==> flow/design.v <==
module NCO #(N = 32)(
  input clk,                  
  input rst,                  
  input [N-1:0] ctrl,         
  output reg [15:0] sin_out   
);
reg [N-1:0] phase;
always @(posedge clk) begin
  if (rst)
    phase <= {N{1'b0}};
  else
    phase <= phase + ctrl;
end
reg [5:0] sin_lut_sel;
reg [15:0] sin_lut_val;
always @(*) begin
  sin_lut_sel <= phase[N-2] ? ~(phase[N-3:N-8]-1'b1) : phase[N-3:N-8];
  if (phase[N-2] & ~|phase[N-3:N-8]) begin
    sin_out <= phase[N-1] ? 16'b10000000_00000001 : 16'b01111111_11111111;
  end else begin
    sin_out <= phase[N-1] ? (~sin_lut_val+1'b1) : sin_lut_val;    
  end
  case(sin_lut_sel)
    6'h00 : sin_lut_val <= 16'h0000;
    6'h01 : sin_lut_val <= 16'h0324;
    6'h02 : sin_lut_val <= 16'h0648;
    6'h03 : sin_lut_val <= 16'h096A;
    6'h04 : sin_lut_val <= 16'h0C8C;
    6'h05 : sin_lut_val <= 16'h0FAB;
    6'h06 : sin_lut_val <= 16'h12C8;
    6'h07 : sin_lut_val <= 16'h15E2;
    6'h08 : sin_lut_val <= 16'h18F9;
    6'h09 : sin_lut_val <= 16'h1C0B;
    6'h0A : sin_lut_val <= 16'h1F1A;
    6'h0B : sin_lut_val <= 16'h2223;
    6'h0C : sin_lut_val <= 16'h2528;
    6'h0D : sin_lut_val <= 16'h2826;
    6'h0E : sin_lut_val <= 16'h2B1F;
    6'h0F : sin_lut_val <= 16'h2E11;
    6'h10 : sin_lut_val <= 16'h30FB;
    6'h11 : sin_lut_val <= 16'h33DF;
    6'h12 : sin_lut_val <= 16'h36BA;
    6'h13 : sin_lut_val <= 16'h398C;
    6'h14 : sin_lut_val <= 16'h3C56;
    6'h15 : sin_lut_val <= 16'h3F17;
    6'h16 : sin_lut_val <= 16'h41CE;
    6'h17 : sin_lut_val <= 16'h447A;
    6'h18 : sin_lut_val <= 16'h471C;
    6'h19 : sin_lut_val <= 16'h49B4;
    6'h1A : sin_lut_val <= 16'h4C3F;
    6'h1B : sin_lut_val <= 16'h4EBF;
    6'h1C : sin_lut_val <= 16'h5133;
    6'h1D : sin_lut_val <= 16'h539B;
    6'h1E : sin_lut_val <= 16'h55F5;
    6'h1F : sin_lut_val <= 16'h5842;
    6'h20 : sin_lut_val <= 16'h5A82;
    6'h21 : sin_lut_val <= 16'h5CB3;
    6'h22 : sin_lut_val <= 16'h5ED7;
    6'h23 : sin_lut_val <= 16'h60EB;
    6'h24 : sin_lut_val <= 16'h62F1;
    6'h25 : sin_lut_val <= 16'h64E8;
    6'h26 : sin_lut_val <= 16'h66CF;
    6'h27 : sin_lut_val <= 16'h68A6;
    6'h28 : sin_lut_val <= 16'h6A6D;
    6'h29 : sin_lut_val <= 16'h6C23;
    6'h2A : sin_lut_val <= 16'h6DC9;
    6'h2B : sin_lut_val <= 16'h6F5E;
    6'h2C : sin_lut_val <= 16'h70E2;
    6'h2D : sin_lut_val <= 16'h7254;
    6'h2E : sin_lut_val <= 16'h73B5;
    6'h2F : sin_lut_val <= 16'h7504;
    6'h30 : sin_lut_val <= 16'h7641;
    6'h31 : sin_lut_val <= 16'h776B;
    6'h32 : sin_lut_val <= 16'h7884;
    6'h33 : sin_lut_val <= 16'h7989;
    6'h34 : sin_lut_val <= 16'h7A7C;
    6'h35 : sin_lut_val <= 16'h7B5C;
    6'h36 : sin_lut_val <= 16'h7C29;
    6'h37 : sin_lut_val <= 16'h7CE3;
    6'h38 : sin_lut_val <= 16'h7D89;
    6'h39 : sin_lut_val <= 16'h7E1D;
    6'h3A : sin_lut_val <= 16'h7E9C;
    6'h3B : sin_lut_val <= 16'h7F09;
    6'h3C : sin_lut_val <= 16'h7F61;
    6'h3D : sin_lut_val <= 16'h7FA6;
    6'h3E : sin_lut_val <= 16'h7FD8;
    6'h3F : sin_lut_val <= 16'h7FF5;
  endcase
end
endmodule
module Chirp #(N = 32)(
  input clk,
  input rst,
  input [7:0] delay,           
  input reverse,               
  input [N-1:0] min_ctrl,      
  input [N-1:0] max_ctrl,      
  input [N-1:0] inc_rate,      
  input [N-1:0] div_rate,      
  output reg nco_reset,        
  output reg [N-1:0] nco_ctrl  
);
wire [N-1:0] stt_ctrl;
wire [N-1:0] end_ctrl;
wire end_flag;
assign stt_ctrl = reverse ? max_ctrl : min_ctrl;
assign end_ctrl = reverse ? min_ctrl : max_ctrl;
assign end_flag = reverse ? (nco_ctrl <= end_ctrl) : (nco_ctrl >= end_ctrl);
reg [N-1:0] rate_count;
reg [7:0] delay_count;
always @(posedge clk) begin
  if (rst) begin
    rate_count <= {N{1'b0}};
    delay_count <= 4'b0;
    nco_reset <= 1'b1;
    nco_ctrl <= {N{1'b0}};
  end else begin
    if (end_flag) begin
      nco_ctrl <= stt_ctrl;
      rate_count <= rate_count + 1'b1;
    end else if (rate_count >= div_rate) begin
      nco_ctrl <= reverse ? nco_ctrl - inc_rate : nco_ctrl + inc_rate;
      rate_count <= {N{1'b0}};
    end else
      rate_count <= rate_count + 1'b1;
    if (end_flag) begin
      if (delay_count >= delay)
        delay_count <= 8'b0;
      else
        delay_count <= delay_count + 1'b1;
    end
    nco_reset <= |delay_count;
  end
end
endmodule
module WaveGenerator #(N = 32, M = 16)(
  input clk,
  input rst,
  input chirp_reverse,             
  input [7:0] chirp_delay,         
  input [N-1:0] chirp_min_ctrl,    
  input [N-1:0] chirp_max_ctrl,    
  input [N-1:0] chirp_inc_rate,    
  input [N-1:0] chirp_div_rate,    
  output reg [M-1:0] waveform     
);
reg nco_reset;
reg [N-1:0] nco_ctrl;
wire chirp_nco_reset;
wire [N-1:0] chirp_nco_ctrl;
wire [15:0] sin_out;
always @(posedge clk) begin
  nco_ctrl <= chirp_nco_ctrl;
  nco_reset <= chirp_nco_reset;
  waveform <= sin_out;
end
NCO #(.N(N)) NCO0 (
  .clk     ( clk       ),  
  .rst     ( nco_reset ),  
  .ctrl    ( nco_ctrl  ),  
  .sin_out ( sin_out   )  
);
Chirp #(.N(N)) Chirp0 (
  .clk       ( clk             ),  
  .rst       ( rst             ),  
  .delay     ( chirp_delay     ),  
  .reverse   ( chirp_reverse   ),  
  .min_ctrl  ( chirp_min_ctrl  ),  
  .max_ctrl  ( chirp_max_ctrl  ),  
  .inc_rate  ( chirp_inc_rate  ),  
  .div_rate  ( chirp_div_rate  ),  
  .nco_reset ( chirp_nco_reset ),  
  .nco_ctrl  ( chirp_nco_ctrl  )   
);
endmodule
Appendix: tool output

=== Step by step through the tools: WaveGenerator ===
Module WaveGenerator before and after one edit of its RTL, step after step.
Lines under "unedited" count in the file above, lines under "edited" in the edited file.
"change": "edited" minus "unedited" as printed here. "rel. change": 100 x difference / "unedited".
Operators: Yosys type, input widths -> output width; for muxes data width and select width s.
Cell names lack the library's common part.
The mark - stands for no value.

* Top: WaveGenerator
* Clock input: clk
* Library: sky130hd
* Corner: tt_025C_1v80

=== Edit of the RTL ===
Unified diff, file above to edited file.
This change comes from a script, not from a designer. The edited design behaves differently; no optimisation was intended.

<pre>
@@ -138,5 +138,5 @@
   input rst,
   input chirp_reverse,             
-  input [7:0] chirp_delay,         
+  input [7:0] chirp_delay_in,         
   input [N-1:0] chirp_min_ctrl,    
   input [N-1:0] chirp_max_ctrl,    
@@ -145,4 +145,6 @@
   output reg [M-1:0] waveform     
 );
+reg [7:0] chirp_delay;
+always @(posedge clk) chirp_delay <= chirp_delay_in;
 reg nco_reset;
 reg [N-1:0] nco_ctrl;
</pre>

=== Word-level counts ===
Source: Yosys, flattened and elaborated, memories not mapped. Widths are those after wreduce. Registers that Yosys merges into a memory's read port (data or address) are not register bits. Print and check cells do not count. Equal cells are merged and count once.
Yosys's memory passes give these memory sizes; they may raise the number of words (mostly to a power of two), join words into wider ones and drop unused or constant bits.

{| class="wikitable"
|+ Word-level totals
! what !! unedited !! edited !! change !! rel. change (%)
|-
| register bits || 154 || 162 || +8 || +5.19
|-
| memories || 1 || 1 || 0 || 0.00
|-
| output and inout bits || 16 || 16 || 0 || 0.00
|-
| elaborated cells || 40 || 41 || +1 || +2.50
|-
| memory bits (read-only) || 960 || 960 || 0 || 0.00
|}

{| class="wikitable"
|+ Memories
! what !! unedited !! edited
|-
| shape (words x width / read and write ports) || 64 x 15 bit 1R0W || 64 x 15 bit 1R0W
|}

{| class="wikitable"
|+ Cells by class
! what !! unedited !! edited !! change !! rel. change (%)
|-
| order comparisons || 4 || 4 || 0 || 0.00
|-
| reductions and logical operators || 4 || 4 || 0 || 0.00
|-
| mux-type cells || 13 || 13 || 0 || 0.00
|-
| add/subtract/negate cells || 7 || 7 || 0 || 0.00
|-
| bitwise operators || 3 || 3 || 0 || 0.00
|}

Operator kinds equal on both sides are left out: 21.

=== Depth ===
Longest topological path by Yosys (ltp), each cell counted once; first at word level (registers and memories cut), then after technology mapping (sequential cells cut; the memories' decode and read muxes count).

{| class="wikitable"
|+ Depth
! what !! unedited !! edited !! change !! rel. change (%)
|-
| word-level depth || 4 || 4 || 0 || 0.00
|-
| ABC_AREA || 0 || 0 || - || -
|-
| gate-level depth with buffers || 21 || 21 || 0 || 0.00
|}

=== Netlist ===
Source: synth_stat.txt of the flow (Yosys; design flattened, memories mapped). It holds for the ABC_AREA given above (unset counts as 0); a run with the other value may have another netlist.

{| class="wikitable"
|+ Mapped netlist
! what !! unedited !! edited !! change !! rel. change (%)
|-
| sequential part of the area (mm2) || 0.003083 || 0.0032431 || +0.0001601 || +5.19
|-
| cell count || 1686 || 1674 || -12 || -0.71
|-
| mapped area (mm2) || 0.0134567 || 0.0133553 || -0.0001014 || -0.75
|-
| flip-flop cells || 154 || 162 || +8 || +5.19
|-
| buffers || 77 || 72 || -5 || -6.49
|}

{| class="wikitable"
|+ Cells by type
! type !! unedited !! edited !! change !! rel. change (%)
|-
| a211oi_1 || 77 || 47 || -30 || -38.96
|-
| nand2_1 || 116 || 139 || +23 || +19.83
|-
| nand2b_1 || 12 || 23 || +11 || +91.67
|-
| a31oi_1 || 24 || 14 || -10 || -41.67
|-
| o21ai_0 || 68 || 77 || +9 || +13.24
|-
| dfxtp_1 || 154 || 162 || +8 || +5.19
|-
| a221oi_1 || 5 || 13 || +8 || +160.00
|-
| mux2i_1 || 67 || 60 || -7 || -10.45
|-
| nand3_1 || 51 || 44 || -7 || -13.73
|-
| a21o_1 || 44 || 51 || +7 || +15.91
|-
| buf_4 || 7 || 0 || -7 || -100.00
|-
| a211o_1 || 10 || 4 || -6 || -60.00
|-
| o2111ai_1 || 3 || 9 || +6 || +200.00
|-
| clkbuf_1 || 41 || 46 || +5 || +12.20
|-
| nor2b_1 || 40 || 35 || -5 || -12.50
|-
| a311oi_1 || 9 || 14 || +5 || +55.56
|-
| a21boi_0 || 6 || 1 || -5 || -83.33
|-
| nor2_1 || 163 || 167 || +4 || +2.45
|}

Cell types equal on both sides are left out: 11.
The list need not be complete.
The figures by module come from a second, unflattened synthesis with its own total; it is not the netlist above.

{| class="wikitable"
|+ Unflattened totals
! what !! unedited !! edited !! change !! rel. change (%)
|-
| cells (unflattened synthesis) || 1742 || 1750 || +8 || +0.46
|-
| area (unflattened synthesis) (mm2) || 0.0138758 || 0.014036 || +0.0001602 || +1.15
|}

Each row is one instance without its submodules.

{| class="wikitable"
|+ Modules, unedited
! module !! seq. area (mm2) !! instances !! area (mm2) !! cells
|-
| Chirp #(N=32) || 0.0014614 || 1 || 0.0078425 || 1001
|-
| NCO #(N=32) || 0.0006406 || 1 || 0.0050523 || 692
|-
| WaveGenerator || 0.0009809 || 1 || 0.0009809 || 49
|}

{| class="wikitable"
|+ Modules, edited
! module !! seq. area (mm2) !! instances !! area (mm2) !! cells
|-
| Chirp #(N=32) || 0.0014614 || 1 || 0.0078425 || 1001
|-
| NCO #(N=32) || 0.0006406 || 1 || 0.0050523 || 692
|-
| WaveGenerator || 0.0011411 || 1 || 0.0011411 || 57
|}

=== Worst setup path after synthesis ===
OpenSTA on the mapped netlist: ideal clock, no wires. The path of least setup slack (recovery checks aside). Input and output delay are each 20% of the period. Register names are those of the netlist, which keeps one name where synthesis merged equal registers.

{| class="wikitable"
|+ Timing path after synthesis
! what !! unedited !! edited !! change !! rel. change (%)
|-
| path type || input to register || input to register || - || -
|-
| start point || in chirp_reverse || in chirp_reverse || - || -
|-
| end point || reg Chirp0.nco_ctrl[9] || reg Chirp0.rate_count[23] || - || -
|-
| delay of the path (ps) || 4129 || 4250 || +121 || +2.93
|-
| time at the first pin (ps) || 1200 || 1200 || 0 || 0.00
|-
| data required time (ps) || 5914 || 5872 || -42 || -0.71
|-
| path slack (ps) || 672 || 550 || -122 || -
|-
| period (ps) || 6000 || 6000 || 0 || 0.00
|-
| external input delay (ps) || 1200 || 1200 || 0 || 0.00
|-
| data arrival time (ps) || 5243 || 5322 || +79 || +1.51
|-
| driving pins on the path || 16 || 17 || +1 || +6.25
|-
| synthesis period reached (ps) || 5328 || 5450 || +122 || +2.29
|}

"delay of the path" = arrival - input delay + setup time.
"driving pins on the path" counts driving pins, that of a launching flip-flop among them; a cell with two outputs on the path counts twice.
"synthesis period reached" = period - worst setup slack (recovery checks aside). The figure is calculated, with input and output delays left at 20% of the set period.
The rows between start and end are the longest chain of elaborated cells between them; the timing report does not say that the signal goes this way. Where chains are equally long, one stands for them.
Each line given opens the expression or statement behind the cell; cells for indexed reads and writes are added by Yosys, which also makes memories of some case tables.
A register here has more assigning lines than the two given.

Between the ends, after synthesis, unedited:
* Path through: clkbuf_1 -> clkbuf_1 -> buf_1 -> clkbuf_1 -> mux2i_1 -> ha_1 -> nor2b_1 -> o211ai_1 -> a21oi_1 -> o311a_1 -> or4_1 -> nand2_1 -> clkbuf_1 -> buf_1 -> a211oi_1 -> a211oi_1
* Length of the longest elaborated chain: 4
* Elaborated cells on any way between the ends: 9
* Source lines of those cells: 6
* Those cells by class: compare (2); mux (6); reduce/logical (1)

{| class="wikitable"
|+ RTL lines, path after synthesis, unedited
! what !! line !! text
|-
| start: declaration || 139 || <nowiki>input chirp_reverse,</nowiki>
|-
| $mux 32 || 107 || <nowiki>assign end_ctrl = reverse ? min_ctrl : max_ctrl;</nowiki>
|-
| $ge 32x32->1 || 108 || <nowiki>assign end_flag = reverse ? (nco_ctrl <= end_ctrl) : (nco_ctrl >= end_ctrl);</nowiki>
|-
| $mux 1 || 108 ||
|-
| $mux 32 || 118 || <nowiki>if (end_flag) begin</nowiki>
|-
| end: assignment || 119 || <nowiki>nco_ctrl <= stt_ctrl;</nowiki>
|-
| end: assignment || 122 || <nowiki>nco_ctrl <= reverse ? nco_ctrl - inc_rate : nco_ctrl + inc_rate;</nowiki>
|-
| end: declaration || 101 || <nowiki>output reg [N-1:0] nco_ctrl</nowiki>
|}

Between the ends, after synthesis, edited:
* Path through: clkbuf_1 -> clkbuf_1 -> clkbuf_1 -> buf_1 -> mux2i_1 -> ha_1 -> a21oi_1 -> o21ai_0 -> a221oi_1 -> a31oi_1 -> a211oi_2 -> mux2i_1 -> and2_1 -> or2_2 -> clkbuf_1 -> clkbuf_1 -> nor2_1
* Length of the longest elaborated chain: 4
* Elaborated cells on any way between the ends: 5
* Source lines of those cells: 3
* Those cells by class: compare (2); mux (3)

{| class="wikitable"
|+ RTL lines, path after synthesis, edited
! what !! line !! text
|-
| start: declaration || 139 || <nowiki>input chirp_reverse,</nowiki>
|-
| $mux 32 || 107 || <nowiki>assign end_ctrl = reverse ? min_ctrl : max_ctrl;</nowiki>
|-
| $ge 32x32->1 || 108 || <nowiki>assign end_flag = reverse ? (nco_ctrl <= end_ctrl) : (nco_ctrl >= end_ctrl);</nowiki>
|-
| $mux 1 || 108 ||
|-
| $mux 32 || 118 || <nowiki>if (end_flag) begin</nowiki>
|-
| end: assignment || 120 || <nowiki>rate_count <= rate_count + 1'b1;</nowiki>
|-
| end: assignment || 125 || <nowiki>rate_count <= rate_count + 1'b1;</nowiki>
|-
| end: declaration || 109 || <nowiki>reg [N-1:0] rate_count;</nowiki>
|}

=== Worst path after layout ===
From the final timing report of each run of set A: the path of least setup slack in the routed layout; clock arrival at registers is part of the times.
The path's times are printed in steps of 10 ps; the period is the one set.

{| class="wikitable"
|+ Timing path post-layout
! what !! unedited !! edited !! change !! rel. change (%)
|-
| path type || input to register || input to register || - || -
|-
| start point || in chirp_inc_rate[9] || in chirp_inc_rate[0] || - || -
|-
| end point || reg Chirp0.nco_ctrl[29] || reg Chirp0.nco_ctrl[30] || - || -
|-
| data required time (ps) || 6320 || 6340 || +20 || +0.32
|-
| path slack (ps) || 750 || 470 || -280 || -
|-
| data arrival time (ps) || 5570 || 5870 || +300 || +5.39
|-
| external input delay (ps) || 1200 || 1200 || 0 || 0.00
|-
| time at the first pin (ps) || 1200 || 1200 || 0 || 0.00
|-
| driving pins on the path || 16 || 20 || +4 || +25.00
|-
| period (ps) || 6000 || 6000 || 0 || 0.00
|}

The rows between start and end are the longest chain of elaborated cells between them; the timing report does not say that the signal goes this way. Where chains are equally long, one stands for them.
A register here has more assigning lines than the two given.

Between the ends, post-layout, unedited:
* Path through: clkdlybuf4s50_1 -> or4_1 -> nor3_1 -> nand3_1 -> nor2_1 -> a31oi_1 -> xnor2_1 -> ha_1 -> a21o_1 -> a31o_2 -> a221oi_1 -> a31oi_1 -> or2_2 -> o311ai_0 -> mux2i_1 -> o211a_1
* Length of the longest elaborated chain: 4
* Elaborated cells on any way between the ends: 5
* Source lines of those cells: 3
* Those cells by class: add/sub (2); mux (3)

{| class="wikitable"
|+ RTL lines, path post-layout, unedited
! what !! line !! text
|-
| start: declaration || 143 || <nowiki>input [N-1:0] chirp_inc_rate,</nowiki>
|-
| $add 32x32->32 || 122 || <nowiki>nco_ctrl <= reverse ? nco_ctrl - inc_rate : nco_ctrl + inc_rate;</nowiki>
|-
| $mux 32 || 122 ||
|-
| $mux 32 || 121 || <nowiki>end else if (rate_count >= div_rate) begin</nowiki>
|-
| $mux 32 || 118 || <nowiki>if (end_flag) begin</nowiki>
|-
| end: assignment || 119 || <nowiki>nco_ctrl <= stt_ctrl;</nowiki>
|-
| end: assignment || 122 ||
|-
| end: declaration || 101 || <nowiki>output reg [N-1:0] nco_ctrl</nowiki>
|}

Between the ends, post-layout, edited:
* Path through: clkdlybuf4s50_1 -> inv_1 -> ha_1 -> nand2_1 -> nor4_1 -> nand2_1 -> or3_1 -> nor2b_1 -> xnor2_1 -> ha_1 -> and3_1 -> nor2_1 -> nor2_1 -> o21a_1 -> a21oi_1 -> o21ai_0 -> o21ai_0 -> nor4b_1 -> o31ai_1 -> a221oi_1
* Length of the longest elaborated chain: 4
* Elaborated cells on any way between the ends: 5
* Source lines of those cells: 3
* Those cells by class: add/sub (2); mux (3)

{| class="wikitable"
|+ RTL lines, path post-layout, edited
! what !! line !! text
|-
| start: declaration || 143 || <nowiki>input [N-1:0] chirp_inc_rate,</nowiki>
|-
| $add 32x32->32 || 122 || <nowiki>nco_ctrl <= reverse ? nco_ctrl - inc_rate : nco_ctrl + inc_rate;</nowiki>
|-
| $mux 32 || 122 ||
|-
| $mux 32 || 121 || <nowiki>end else if (rate_count >= div_rate) begin</nowiki>
|-
| $mux 32 || 118 || <nowiki>if (end_flag) begin</nowiki>
|-
| end: assignment || 119 || <nowiki>nco_ctrl <= stt_ctrl;</nowiki>
|-
| end: assignment || 122 ||
|-
| end: declaration || 101 || <nowiki>output reg [N-1:0] nco_ctrl</nowiki>
|}

=== Flow runs ===
Runs of the flow (Yosys, OpenROAD) on both versions; the two runs of a pair have the same settings. The constraints put input and output delay at 20% of the set period each and load the outputs with 0.01 pF.

Settings, set A:
* CORE_UTILIZATION: 40
* period_ns: 6.0
* CAP_MARGIN: 20
* CORE_MARGIN: 2
* SLEW_MARGIN: 20

{| class="wikitable"
|+ Final reports, set A
! what !! unedited !! edited !! change !! rel. change (%)
|-
| utilization of the finished layout (%) || 48.2 || 48.8 || +0.6 || -
|-
| final setup TNS (ps) || 0 || 0 || 0 || -
|-
| period reached (ps) || 5245 || 5527 || +282 || +5.38
|-
| setup slack of the worst path (ps) || 755 || 473 || -282 || -
|-
| total power after layout (mW) || 4.691 || 4.715 || +0.024 || +0.51
|-
| total die area (mm2) || 0.0351244 || 0.0348662 || -0.0002582 || -0.74
|-
| Yosys chip area after synthesis (mm2) || 0.0134567 || 0.0133553 || -0.0001014 || -0.75
|-
| worst hold slack after layout (ps) || 333 || 356 || +23 || -
|-
| std-cell area (final layout) (mm2) || 0.0160692 || 0.0159503 || -0.0001189 || -0.74
|}

Settings, set B:
* CAP_MARGIN: 35
* CELL_PAD_IN_SITES_DETAIL_PLACEMENT: 0
* CORE_MARGIN: 9
* CORE_UTILIZATION: 32
* CTS_CLUSTER_SIZE: 89
* GPL_ROUTABILITY_DRIVEN: 0
* GPL_TIMING_DRIVEN: 1
* PLACE_DENSITY_LB_ADDON: 0.13
* period_ns: 5.59
* SLEW_MARGIN: 20

{| class="wikitable"
|+ Final reports, set B
! what !! unedited !! edited !! change !! rel. change (%)
|-
| utilization of the finished layout (%) || 39.6 || 39.5 || -0.1 || -
|-
| final setup TNS (ps) || 0 || 0 || 0 || -
|-
| period reached (ps) || 5085 || 5148 || +63 || +1.24
|-
| setup slack of the worst path (ps) || 505 || 442 || -63 || -
|-
| total power after layout (mW) || 5.003 || 5.126 || +0.123 || +2.46
|-
| total die area (mm2) || 0.049758 || 0.0494128 || -0.0003452 || -0.69
|-
| Yosys chip area after synthesis (mm2) || 0.0134567 || 0.0133553 || -0.0001014 || -0.75
|-
| worst hold slack after layout (ps) || 327 || 349 || +22 || -
|-
| std-cell area (final layout) (mm2) || 0.0163044 || 0.0161918 || -0.0001126 || -0.69
|}

"period reached" means the clock period less the worst setup slack. The figure is calculated, with input and output delays left at 20% of the set period.
"total power after layout" is the tool's figure for a default switching activity; nothing was simulated.
